==> flow/design.v <==
module count_fifo #(   
    parameter DATA_WIDTH = 8,
    parameter FIFO_DEPTH = 4
) (
    input logic clk,
    input logic rst,
    input logic wr_en,
    input logic rd_en,
    input logic [DATA_WIDTH-1:0] wdata,
    output logic [DATA_WIDTH-1:0] rdata,
    output logic full,
    output logic empty
);
  localparam ADDR_WIDTH = $clog2(FIFO_DEPTH);
  logic [DATA_WIDTH-1:0] fifo_mem[FIFO_DEPTH];
  logic [ADDR_WIDTH-1:0] write_ptr, read_ptr;
  logic [ADDR_WIDTH:0] fifo_count;
  always_ff @(posedge clk) begin
    if (rst) begin
      write_ptr  <= 0;
      read_ptr   <= 0;
      fifo_count <= 0;
    end else begin
      case ({
        wr_en, rd_en
      })
        2'b10:   fifo_count <= fifo_count + 1;
        2'b01:   fifo_count <= fifo_count - 1;
        default: fifo_count <= fifo_count;
      endcase
      if (wr_en && !full) begin
        fifo_mem[write_ptr] <= wdata;
        write_ptr <= write_ptr + 1;
      end
      if (rd_en && !empty) begin
        rdata <= fifo_mem[read_ptr];
        read_ptr <= read_ptr + 1;
      end
    end
  end
  assign full  = (fifo_count == FIFO_DEPTH);
  assign empty = (fifo_count == 0);
endmodule
module le_fifo #(
    parameter DATA_WIDTH = 8,
    parameter FIFO_DEPTH = 4
) (
    input logic clk,
    input logic rst,
    input logic wr_en,
    input logic rd_en,
    input logic [DATA_WIDTH-1:0] wdata,
    output logic [DATA_WIDTH-1:0] rdata,
    output logic full,
    output logic empty
);
  localparam ADDR_WIDTH = $clog2(FIFO_DEPTH);
  logic [DATA_WIDTH-1:0] fifo_mem[FIFO_DEPTH];
  logic [ADDR_WIDTH-1:0] write_ptr, read_ptr;
  always_ff @(posedge clk) begin
    if (rst) begin
      write_ptr <= 0;
      read_ptr  <= 0;
    end else begin
      if (wr_en && !full) begin
        fifo_mem[write_ptr] <= wdata;
        write_ptr <= write_ptr + 1;
      end
      if (rd_en && !empty) begin
        rdata <= fifo_mem[read_ptr];
        read_ptr <= read_ptr + 1;
      end
    end
  end
  assign full  = ((write_ptr + 1'b1) == read_ptr);
  assign empty = (write_ptr == read_ptr);
endmodule
module wbit_fifo #(
    parameter DATA_WIDTH = 8,
    parameter FIFO_DEPTH = 4
) (
    input logic clk,
    input logic rst,
    input logic wr_en,
    input logic rd_en,
    input logic [DATA_WIDTH-1:0] wdata,
    output logic [DATA_WIDTH-1:0] rdata,
    output logic full,
    output logic empty
);
  localparam ADDR_WIDTH = $clog2(FIFO_DEPTH);
  logic [DATA_WIDTH-1:0] fifo_mem[FIFO_DEPTH];
  logic [ADDR_WIDTH:0] write_ptr, read_ptr;
  logic wrap_around;
  always_ff @(posedge clk) begin
    if (rst) begin
      write_ptr <= 0;
      read_ptr  <= 0;
    end else begin
      if (wr_en && !full) begin
        fifo_mem[write_ptr[ADDR_WIDTH-1:0]] <= wdata;
        write_ptr <= write_ptr + 1;
      end
      if (rd_en && !empty) begin
        rdata <= fifo_mem[read_ptr[ADDR_WIDTH-1:0]];
        read_ptr <= read_ptr + 1;
      end
    end
  end
  assign wrap_around = (write_ptr[ADDR_WIDTH] ^ read_ptr[ADDR_WIDTH]);
  assign full = wrap_around & (write_ptr[ADDR_WIDTH-1:0] == read_ptr[ADDR_WIDTH-1:0]);
  assign empty = (write_ptr == read_ptr);
endmodule
module uart_tx #(
    parameter DATA_WIDTH = 8,
    parameter FIFO_DEPTH = 16
) (
    input logic clk_i,
    input logic rst_ni,
    input logic [15:0] baud_div_i,
    input logic tx_we_i,      
    input logic tx_en_i,      
    input logic [DATA_WIDTH-1:0] din_i,  
    output logic empty_o,   
    output logic full_o,    
    output logic tx_bit_o   
);
  localparam COUNTER_WIDTH = $clog2(DATA_WIDTH);
  logic                     rd_en;   
  logic [   DATA_WIDTH-1:0] data;   
  logic [   DATA_WIDTH-1:0] data_q;   
  logic [COUNTER_WIDTH-1:0] bit_counter;   
  logic [             15:0] baud_counter;   
  typedef enum logic [1:0] {
    IDLE,            
    SENDING_START,   
    SENDING_DATA,    
    SENDING_STOP     
  } state_t;
  state_t state, next_state;
  wbit_fifo #(
      .DATA_WIDTH(DATA_WIDTH),
      .FIFO_DEPTH(FIFO_DEPTH)
  ) tx_buffer (
      .clk  (clk_i),
      .rst  (!rst_ni),
      .wr_en(tx_we_i),
      .rd_en(rd_en),
      .wdata(din_i),
      .rdata(data),
      .full (full_o),
      .empty(empty_o)
  );
  always_comb begin
    next_state = state;
    rd_en = 1'b0;   
    unique case (state)
      IDLE: begin
        if (tx_en_i && !empty_o) begin
          rd_en = 1'b1;
          next_state = SENDING_START;
        end
      end
      SENDING_START: begin
        if (baud_counter == baud_div_i - 1) begin
          next_state = SENDING_DATA;
        end
      end
      SENDING_DATA: begin
        if (baud_counter == baud_div_i - 1 && bit_counter == DATA_WIDTH - 1) begin
          next_state = SENDING_STOP;
        end
      end
      SENDING_STOP: begin
        if (baud_counter == baud_div_i - 1) begin
          if (tx_en_i && !empty_o) begin
            rd_en = 1'b1;
            next_state = SENDING_START;
          end else begin
            next_state = IDLE;
          end
        end
      end
    endcase
    case (state)
      IDLE:          tx_bit_o = 1'b1;
      SENDING_START: tx_bit_o = 1'b0;
      SENDING_DATA:  tx_bit_o = data_q[bit_counter];
      SENDING_STOP:  tx_bit_o = 1'b1;
      default:       tx_bit_o = 1'b1;
    endcase
  end
  always_ff @(posedge clk_i or negedge rst_ni) begin
    if (!rst_ni) begin
      state <= IDLE;
      baud_counter <= 0;
      bit_counter <= 0;
      data_q <= '1;
    end else begin
      state <= next_state;
      if (state == IDLE) begin
        baud_counter <= 0;
      end else if (baud_counter == baud_div_i - 1) begin
        baud_counter <= 0;
      end else begin
        baud_counter <= baud_counter + 1;
      end
      if (baud_counter == baud_div_i - 1) begin
        case (state)
          IDLE: begin
            bit_counter <= 0;
          end
          SENDING_START: begin
            bit_counter <= 0;
            data_q <= data;
          end
          SENDING_DATA: begin
            if (bit_counter < DATA_WIDTH - 1) begin
              bit_counter <= bit_counter + 1;
            end
          end
          SENDING_STOP: begin
            bit_counter <= 0;
          end
          default: ;
        endcase
      end
    end
  end
endmodule
module uart_rx #(
    parameter DATA_WIDTH = 8,
    parameter FIFO_DEPTH = 16
) (
    input logic        clk_i,        
    input logic        rst_ni,       
    input logic [15:0] baud_div_i,   
    input logic        rx_re_i,      
    input logic        rx_en_i,      
    input logic        rx_bit_i,     
    output logic [DATA_WIDTH-1:0] dout_o,   
    output logic                  full_o,   
    output logic                  empty_o   
);
  localparam COUNTER_WIDTH = $clog2(DATA_WIDTH + 1);
  logic [   DATA_WIDTH-1:0] rx_data_reg;   
  logic [COUNTER_WIDTH-1:0] bit_counter;   
  logic [             15:0] baud_counter;   
  typedef enum logic [1:0] {
    IDLE,   
    START_BIT,   
    DATA_BITS,   
    STOP_BIT   
  } state_t;
  state_t state, next_state;
  logic mid_tick;
  logic end_tick;
  logic rx_we;
  assign mid_tick = (baud_counter == (baud_div_i >> 1));
  assign end_tick = (baud_counter == baud_div_i);
  wbit_fifo #(
      .DATA_WIDTH(DATA_WIDTH),
      .FIFO_DEPTH(FIFO_DEPTH)
  ) rx_buffer (
      .clk  (clk_i),
      .rst  (!rst_ni),
      .wr_en(rx_we),
      .rd_en(rx_re_i),
      .wdata(rx_data_reg),
      .rdata(dout_o),
      .full (full_o),
      .empty(empty_o)
  );
  assign rx_we = (state == STOP_BIT) && end_tick;
  always_comb begin
    next_state = state;
    unique case (state)
      IDLE: begin
        if (rx_en_i && !rx_bit_i && !full_o) begin
          next_state = START_BIT;
        end
      end
      START_BIT: begin
        if (mid_tick) begin
          if (!rx_bit_i) begin
            next_state = DATA_BITS;
          end else begin
            next_state = IDLE;
          end
        end
      end
      DATA_BITS: begin
        if (mid_tick && bit_counter == DATA_WIDTH - 1) begin
          next_state = STOP_BIT;
        end
      end
      STOP_BIT: begin
        if (mid_tick) begin
          if (rx_bit_i == 1'b1) begin
            next_state = IDLE;
          end
        end
      end
    endcase
  end
  always_ff @(posedge clk_i or negedge rst_ni) begin
    if (!rst_ni) begin
      state    <= IDLE;
      baud_counter <= '0;
      bit_counter <= '0;
      rx_data_reg <= '0;
    end else begin
      state <= next_state;
      if (state == IDLE || end_tick) begin
        baud_counter <= '0;
      end else begin
        baud_counter <= baud_counter + 1'b1;
      end
      if (mid_tick) begin
        if (state == DATA_BITS) begin
          rx_data_reg[bit_counter] <= rx_bit_i;
          if (bit_counter < DATA_WIDTH - 1) begin
            bit_counter <= bit_counter + 1'b1;
          end
        end else if (state == START_BIT) begin
          bit_counter <= '0;
        end
      end
    end
  end
endmodule
module uart #(
    parameter DATA_WIDTH = 8,
    parameter FIFO_DEPTH = 16
) (
    input  logic        clk_i,        
    input  logic        rst_ni,       
    input  logic        stb_i,        
    input  logic [ 1:0] adr_i,        
    input  logic [ 3:0] byte_sel_i,   
    input  logic        we_i,         
    input  logic [31:0] dat_i,        
    output logic [31:0] dat_o,        
    input  logic        uart_rx_i,    
    output logic        uart_tx_o     
);
  logic                                                                                                               [          15:0] baud_div_reg;   
  logic                                                                                                                                tx_en_reg;   
  logic                                                                                                                                rx_en_reg;   
  logic                                                                                                                                tx_full_o;   
  logic                                                                                                                                tx_empty_o;   
  logic                                                                                                                                rx_full_o;   
  logic                                                                                                                                rx_empty_o;   
  logic                                                                                                                                rx_frame_error;   
  logic                                                                                                                                tx_we_o;   
  logic                                                                                                                                rx_re_o;   
  logic                                                                                                               [DATA_WIDTH-1:0] dout_o;   
  logic                                                                                                               [          31:0] rdata;
  logic                                                                                                                                rd_state;
  assign rx_frame_error = 1'b0;
  enum logic [1:0] {UART_BAUD_ADDR = 2'b00, UART_CTRL_ADDR = 2'b01, UART_STATUS_ADDR = 2'b10, UART_DATA_ADDR = 2'b11}                  uart_reg_e;
  uart_tx #(
      .DATA_WIDTH(DATA_WIDTH),
      .FIFO_DEPTH(FIFO_DEPTH)
  ) uart_tx_inst (
      .clk_i     (clk_i),
      .rst_ni    (rst_ni),
      .baud_div_i(baud_div_reg),
      .tx_we_i   (tx_we_o),
      .tx_en_i   (tx_en_reg),
      .din_i     (dat_i[DATA_WIDTH-1:0]),
      .full_o    (tx_full_o),
      .empty_o   (tx_empty_o),
      .tx_bit_o  (uart_tx_o)
  );
  uart_rx #(
      .DATA_WIDTH(DATA_WIDTH),
      .FIFO_DEPTH(FIFO_DEPTH)
  ) uart_rx_inst (
      .clk_i     (clk_i),
      .rst_ni    (rst_ni),
      .baud_div_i(baud_div_reg),
      .rx_re_i   (rx_re_o),
      .rx_en_i   (rx_en_reg),
      .dout_o    (dout_o),
      .full_o    (rx_full_o),
      .empty_o   (rx_empty_o),
      .rx_bit_i  (uart_rx_i)
  );
  always_ff @(posedge clk_i) begin
    if (!rst_ni) begin
      baud_div_reg <= 16'd0;
      tx_en_reg    <= 1'b0;
      rx_en_reg    <= 1'b0;
    end else if (stb_i && we_i) begin
      unique case (adr_i)
        UART_BAUD_ADDR: begin
          if (byte_sel_i[0] || byte_sel_i[1]) baud_div_reg <= dat_i[15:0];
        end
        UART_CTRL_ADDR: begin
          if (byte_sel_i[0]) begin
            tx_en_reg <= dat_i[0];
            rx_en_reg <= dat_i[1];
          end
        end
        default: ;   
      endcase
    end
  end
  always_comb begin
    tx_we_o = 1'b0;
    rx_re_o = 1'b0;
    if (stb_i) begin
      unique case (adr_i)
        UART_DATA_ADDR: begin
          if (we_i) begin
            tx_we_o = ~tx_full_o;
          end else begin
            rx_re_o = ~rx_empty_o;
          end
        end
        default: ;
      endcase
    end
  end
  always_ff @(posedge clk_i) begin
    if (!rst_ni) begin
      rdata <= '0;
      rd_state <= '0;
    end else begin
      rdata <= rdata;
      rd_state <= stb_i && adr_i == UART_DATA_ADDR && !we_i && !rx_empty_o;
      if (stb_i) begin
        unique case (adr_i)
          UART_BAUD_ADDR:   rdata <= {16'b0, baud_div_reg};
          UART_CTRL_ADDR:   rdata <= {29'b0, rx_en_reg, tx_en_reg};
          UART_STATUS_ADDR: rdata <= {27'b0, rx_frame_error, rx_empty_o, rx_full_o, tx_empty_o, tx_full_o};
          default:          rdata <= '0;
        endcase
      end
    end
  end
  assign dat_o = rd_state ? {{(32 - DATA_WIDTH) {1'b0}}, dout_o} : rdata;
endmodule
Wiki page: uart / tool data

======== Step by step through the tools: uart ========
Module uart before and after one edit of its RTL, step after step.
Lines under "original" count in the file above, lines under "edited" in the edited file.
"difference" is "edited" less "original", of the values as shown; "relative change" is that difference over "original", in percent.
Operators carry their Yosys type and port widths (W data, S select, Z words).
Library cell names are shortened.
Not given: -
inputs
  top module .............................. uart
  clock ................................... clk_i
  standard-cell library ................... sky130hd
  library corner .......................... tt_025C_1v80

======== The edit ========
Unified diff, file above to edited file.
A script made this edit. It changes what the design does and was not meant as an optimisation.
begin of diff
@@ -98,5 +98,5 @@
       read_ptr  <= 0;
     end else begin
-      if (wr_en && !full) begin
+      if (wr_en || !full) begin
         fifo_mem[write_ptr[ADDR_WIDTH-1:0]] <= wdata;
         write_ptr <= write_ptr + 1;
end of diff

======== After elaboration ========
Yosys after proc, flatten, opt, wreduce and memory -nomap, before mapping. Memory bits, and registers merged into a memory's read port (data or address), are not among the register bits. Print and check cells are not counted.
Memory sizes are those after Yosys's memory passes, which may raise the word count (mostly to a power of two), join words into wider ones and drop unused or constant bits.
word-level totals
  element                          original  edited  difference  relative change (%)
  clocked read ports x word width  16        16      0           0.00
  memory bits (writable)           256       256     0           0.00
  flip-flop bits (word level)      130       130     0           0.00
  elaborated cells                 157       157     0           0.00
  output and inout bits            33        33      0           0.00
  memory cells                     2         2       0           0.00
operators by class
  element                     original  edited  difference  relative change (%)
  multiplexer cells           45        45      0           0.00
  shifts and indexed selects  3         3       0           0.00
  equal/unequal tests         29        29      0           0.00
  reduce/logical cells        40        40      0           0.00
  magnitude comparators       2         2       0           0.00
  $add $sub $neg              10        10      0           0.00
  bitwise operators           9         9       0           0.00
memory list
  element                                       original                                                                                          edited
  shape (words x width / read and write ports)  uart_rx_inst.rx_buffer.fifo_mem 16 x 8 bit 1R1W; uart_tx_inst.tx_buffer.fifo_mem 16 x 8 bit 1R1W  uart_rx_inst.rx_buffer.fifo_mem 16 x 8 bit 1R1W; uart_tx_inst.tx_buffer.fifo_mem 16 x 8 bit 1R1W
operators with widths
  kind                     original  edited  difference  relative change (%)
  $logic_and A1 B1 Y1      14        12      -2          -14.29
  $logic_or A1 B1 Y1       2         4       +2          +100.00
  $mux W1                  13        13      0           0.00
  $mux W2                  10        10      0           0.00
  $ne A2 B1 Y1 const B     9         9       0           0.00
  $mux W4                  7         7       0           0.00
  $eq A2 B2 Y1 const B     6         6       0           0.00
  $logic_not A1 Y1         6         6       0           0.00
  $add A5 B1 Y5 const B    4         4       0           0.00
  $mux W8                  4         4       0           0.00
  $reduce_and A2 Y1        4         4       0           0.00
  $reduce_and A3 Y1        4         4       0           0.00
  $eq A2 B1 Y1 const B     3         3       0           0.00
  $logic_not A2 Y1         3         3       0           0.00
  $mux W16                 3         3       0           0.00
  $add A16 B1 Y16 const B  2         2       0           0.00
  $and A1 B1 Y1            2         2       0           0.00
  $eq A4 B4 Y1             2         2       0           0.00
  $eq A5 B5 Y1             2         2       0           0.00
  $ne A2 B2 Y1 const B     2         2       0           0.00
  $not A1 Y1               2         2       0           0.00
  $pmux W1 S3              2         2       0           0.00
  $pmux W2 S4              2         2       0           0.00
  $reduce_bool A2 Y1       2         2       0           0.00
  $reduce_or A2 Y1         2         2       0           0.00
  $xor A1 B1 Y1            2         2       0           0.00
  $add A3 B1 Y3 const B    1         1       0           0.00
  $add A4 B1 Y4 const B    1         1       0           0.00
The list need not be complete.

======== Depth ========
Depth = most cells in a row (Yosys ltp): at word level without a register or memory, in the mapped netlist without a sequential cell, where the memories' decode and read muxes count.
depth
  element                        original  edited  difference  relative change (%)
  depth after elaboration        9         9       0           0.00
  ABC_AREA                       0         0       -           -
  gate-level depth with buffers  14        14      0           0.00
  gate-level depth less buffers  10        10      0           0.00

======== Synthesis result ========
The flow's flattened synthesis, as Yosys stat reports it; memories are mapped. The netlist is that of the ABC_AREA named above (0 if unset); the other value can give another one.
synthesis totals
  element                original  edited   difference  relative change (%)
  sequential area (µm²)  10857.9   10857.9  0.0         0.00
  cell count             1211      1187     -24         -1.98
  buffers                92        86       -6          -6.52
  mapped area (µm²)      17207.8   17117.7  -90.1       -0.52
  flip-flops             390       390      0           0.00
cell types
  type      original  edited  difference  relative change (%)
  nor2_1    84        111     +27         +32.14
  xnor2_1   67        46      -21         -31.34
  xor2_1    31        52      +21         +67.74
  a21boi_0  20        0       -20         -100.00
  clkbuf_1  59        41      -18         -30.51
  a21oi_1   26        44      +18         +69.23
  and2_1    19        5       -14         -73.68
  nand3_1   35        23      -12         -34.29
  nor2b_1   36        25      -11         -30.56
  nand2_1   93        101     +8          +8.60
  mux2_2    17        9       -8          -47.06
  mux2_4    0         8       +8          -
  nand4_1   22        15      -7          -31.82
  nor4_1    9         16      +7          +77.78
  and3_1    12        6       -6          -50.00
  buf_6     3         9       +6          +200.00
  inv_1     29        25      -4          -13.79
  nand3b_1  6         2       -4          -66.67
The list need not be complete.
By module: a second synthesis without flattening, with its own total; a netlist apart from the flattened one above.
second synthesis, totals
  element                                        original  edited   difference  relative change (%)
  cells (unflattened synthesis)                  1260      1262     +2          +0.16
  area total of the unflattened synthesis (µm²)  17864.6   17934.7  +70.1       +0.39
Rows give one instance, submodules left out.
modules, original
  module     area (µm²)  instances  cells  sequential area (µm²)
  wbit_fifo  5992.0      2          315    4284.1
  uart_tx    2132.0      1          223    787.0
  uart_rx    1981.9      1          208    802.0
  uart       1766.7      1          199    700.7
modules, edited
  module     area (µm²)  instances  cells  sequential area (µm²)
  wbit_fifo  6027.0      2          316    4284.1
  uart_tx    2132.0      1          223    787.0
  uart_rx    1981.9      1          208    802.0
  uart       1766.7      1          199    700.7

======== Worst setup path after synthesis ========
Source: OpenSTA report_checks on the synthesized netlist (no wires, ideal clock, input and output delay 20% of the period each), path of least setup slack; recovery checks are left aside. Register names are those of the netlist, which keeps one name where synthesis merged equal registers.
timing path after synthesis
  element                            original                                      edited                                    difference  relative change (%)
  path type                          input to register                             input to register                         -           -
  start                              input adr_i[1]                                input adr_i[1]                            -           -
  end                                memory uart_tx_inst.tx_buffer.fifo_mem[0][0]  register uart_rx_inst.rx_buffer.rdata[0]  -           -
  delay of the path (ns)             1.770                                         1.506                                     -0.264      -14.92
  external input delay (ns)          2.000                                         2.000                                     0.000       0.00
  launch time at the first pin (ns)  2.000                                         2.000                                     0.000       0.00
  arrival time (ns)                  3.400                                         3.174                                     -0.226      -6.65
  data required time (ns)            9.630                                         9.668                                     +0.038      +0.39
  stages on the path                 5                                             3                                         -2          -40.00
  period (ns)                        10.0                                          10.0                                      0.0         0.00
  library setup time (ns)            0.370                                         0.332                                     -0.038      -
  path slack (ns)                    6.230                                         6.494                                     +0.264      -
  buffers on the path                1                                             0                                         -1          -100.00
  synthesis period reached (ns)      3.77                                          3.506                                     -0.264      -7.00
"delay of the path" = arrival - input delay + setup time.
"stages on the path": output pins that drive a net of the path, with the launching flip-flop's if there is one; two outputs of one cell count as two.
"synthesis period reached" is the clock period less the worst setup slack; recovery checks do not enter. This is arithmetic on one report: input and output delays are still those of the set period (20% each).
Between the ends stands the longest chain of elaborated cells between them, by number of cells; it is not shown to be the way that was timed. Of several equally long chains one is given.
A line is the first line of the expression or statement that the cell stems from. Yosys adds cells for indexed reads and writes and turns some case tables into memories.
original: The path ends at the enable pin of a flip-flop; only ways to that pin are counted.
between the ends, after synthesis, original
  cell sequence ........................... clkbuf_1 > and3_1 > o211ai_1 > or3_1 > nor2_1
  cells in the longest elaborated chain ... 6
  elaborated cells on any way between the ends .. 8
RTL lines, path after synthesis, original
  element              RTL line  text
  start, declared      339       input  logic [ 1:0] adr_i,
  $eq A2 B2 Y1         414       unique case (adr_i)
  $mux W1              414
  $mux W1              413       if (stb_i) begin
  $logic_and A1 B1 Y1  100       if (wr_en && !full) begin
  $mux W4              100
  $mux W4              96        if (rst) begin
  end, declared        92        logic [DATA_WIDTH-1:0] fifo_mem[FIFO_DEPTH];
between the ends, after synthesis, edited
  cell sequence ........................... inv_1 > nor4_1 > and2_1
  cells in the longest elaborated chain ... 5
  elaborated cells on any way between the ends .. 5
RTL lines, path after synthesis, edited
  element              RTL line  text
  start, declared      339       input  logic [ 1:0] adr_i,
  $eq A2 B2 Y1         414       unique case (adr_i)
  $mux W1              414
  $mux W1              413       if (stb_i) begin
  $logic_and A1 B1 Y1  104       if (rd_en && !empty) begin
  $reduce_and A2 Y1    -
  end, declared        87        output logic [DATA_WIDTH-1:0] rdata,

======== Worst path after layout ========
From the final timing report of the runs of pair 1: the path of least setup slack in the routed layout; clock arrival at registers is part of the times.
timing path post-layout
  element                            original                                  edited                                difference  relative change (%)
  path type                          register to register                      register to output                    -           -
  start                              register baud_div_reg[0]                  register uart_tx_inst.bit_counter[0]  -           -
  end                                register uart_tx_inst.tx_buffer.rdata[7]  output uart_tx_o                      -           -
  data required time (ns)            4.85                                      3.70                                  -1.15       -23.71
  stages on the path                 11                                        5                                     -6          -54.55
  library setup time (ns)            0.33                                      -                                     -           -
  path slack (ns)                    0.55                                      1.08                                  +0.53       -
  external output delay (ns)         -                                         0.93                                  -           -
  launch time at the first pin (ns)  0.56                                      0.56                                  0.00        0.00
  arrival time (ns)                  4.30                                      2.62                                  -1.68       -39.07
  period (ns)                        4.63                                      4.63                                  0.00        0.00
  buffers on the path                0                                         1                                     +1          -
Between the ends stands the longest chain of elaborated cells between them, by number of cells; it is not shown to be the way that was timed. Of several equally long chains one is given.
A register here has more assigning lines than the two given.
between the ends, post-layout, original
  cell sequence ........................... dfxtp_1 > inv_1 > ha_1 > or4b_2 > nor4_1 > mux2i_1 > mux2i_1 > nand4b_1 > or4b_1 > o21ai_2 > and2_1
  cells in the longest elaborated chain ... 6
  elaborated cells on any way between the ends .. 6
RTL lines, path post-layout, original
  element              RTL line  text
  start, declared      347       logic ...
  start, assigned      392       baud_div_reg <= 16'd0;
  start, assigned      398       if (byte_sel_i[0] || byte_sel_i[1]) baud_div_reg <= dat_i[15:0];
  $sub A16 B1 Y17      175       if (baud_counter == baud_div_i - 1) begin
  $eq A16 B32 Y1       175
  $mux W1              175
  $pmux W1 S3          157       unique case (state)
  $logic_and A1 B1 Y1  104       if (rd_en && !empty) begin
  $reduce_and A2 Y1    -
  end, declared        87        output logic [DATA_WIDTH-1:0] rdata,
between the ends, post-layout, edited
  cell sequence ........................... dfrtp_1 > mux4_2 > mux2_2 > a211o_1 > clkdlybuf4s50_1
  cells in the longest elaborated chain ... 2
  elaborated cells on any way between the ends .. 2
  RTL lines with such cells ............... 2
RTL lines, path post-layout, edited
  element           RTL line  text
  start, declared   132       logic [COUNTER_WIDTH-1:0] bit_counter;
  start, assigned   197       bit_counter <= 0;
  start, assigned   219       bit_counter <= bit_counter + 1;
  $shiftx A8 B3 Y1  188       SENDING_DATA:  tx_bit_o = data_q[bit_counter];
  $pmux W1 S3       185       case (state)
  end, declared     345       output logic        uart_tx_o

======== Measured runs ========
Runs of the flow (Yosys, OpenROAD) on both versions; the two runs of a pair have the same settings. The constraints put input and output delay at 20% of the set period each and load the outputs with 0.01 pF.
flow settings, pair 1
  CORE_UTILIZATION ........................ 40
  PLACE_DENSITY ........................... 0.6
  period_ns ............................... 4.63
  CAP_MARGIN .............................. 20
  CORE_MARGIN ............................. 2
  SLEW_MARGIN ............................. 20
measured results, pair 1
  element                                 original  edited   difference  relative change (%)
  worst setup slack after layout (ns)     0.551     1.081    +0.530      -
  area inside the die boundary (µm²)      44694.2   44464.0  -230.2      -0.52
  mapped cell area after synthesis (µm²)  17207.8   17117.7  -90.1       -0.52
  standard-cell area after layout (µm²)   19503.7   19332.3  -171.4      -0.88
  clock period reached (ns)               4.079     3.549    -0.530      -12.99
flow settings, pair 2
  CAP_MARGIN .............................. 25
  CELL_PAD_IN_SITES_DETAIL_PLACEMENT ...... 1
  CORE_MARGIN ............................. 8
  CORE_UTILIZATION ........................ 27
  GPL_ROUTABILITY_DRIVEN .................. 1
  GPL_TIMING_DRIVEN ....................... 1
  MAX_ROUTING_LAYER ....................... met4
  PLACE_DENSITY_LB_ADDON .................. 0.13
  SETUP_SLACK_MARGIN ...................... 0.28
  TNS_END_PERCENT ......................... 45
  period_ns ............................... 4.16
  SLEW_MARGIN ............................. 20
measured results, pair 2
  element                                 original  edited   difference  relative change (%)
  worst setup slack after layout (ns)     0.509     0.683    +0.174      -
  area inside the die boundary (µm²)      72065.4   71711.5  -353.9      -0.49
  mapped cell area after synthesis (µm²)  17207.8   17117.7  -90.1       -0.52
  standard-cell area after layout (µm²)   20285.7   19770.2  -515.5      -2.54
  clock period reached (ns)               3.651     3.477    -0.174      -4.77
"clock period reached" is the run's clock period less its worst setup slack. It is reckoned from that one timing run; input and output delays stay at 20% of the period that was set.
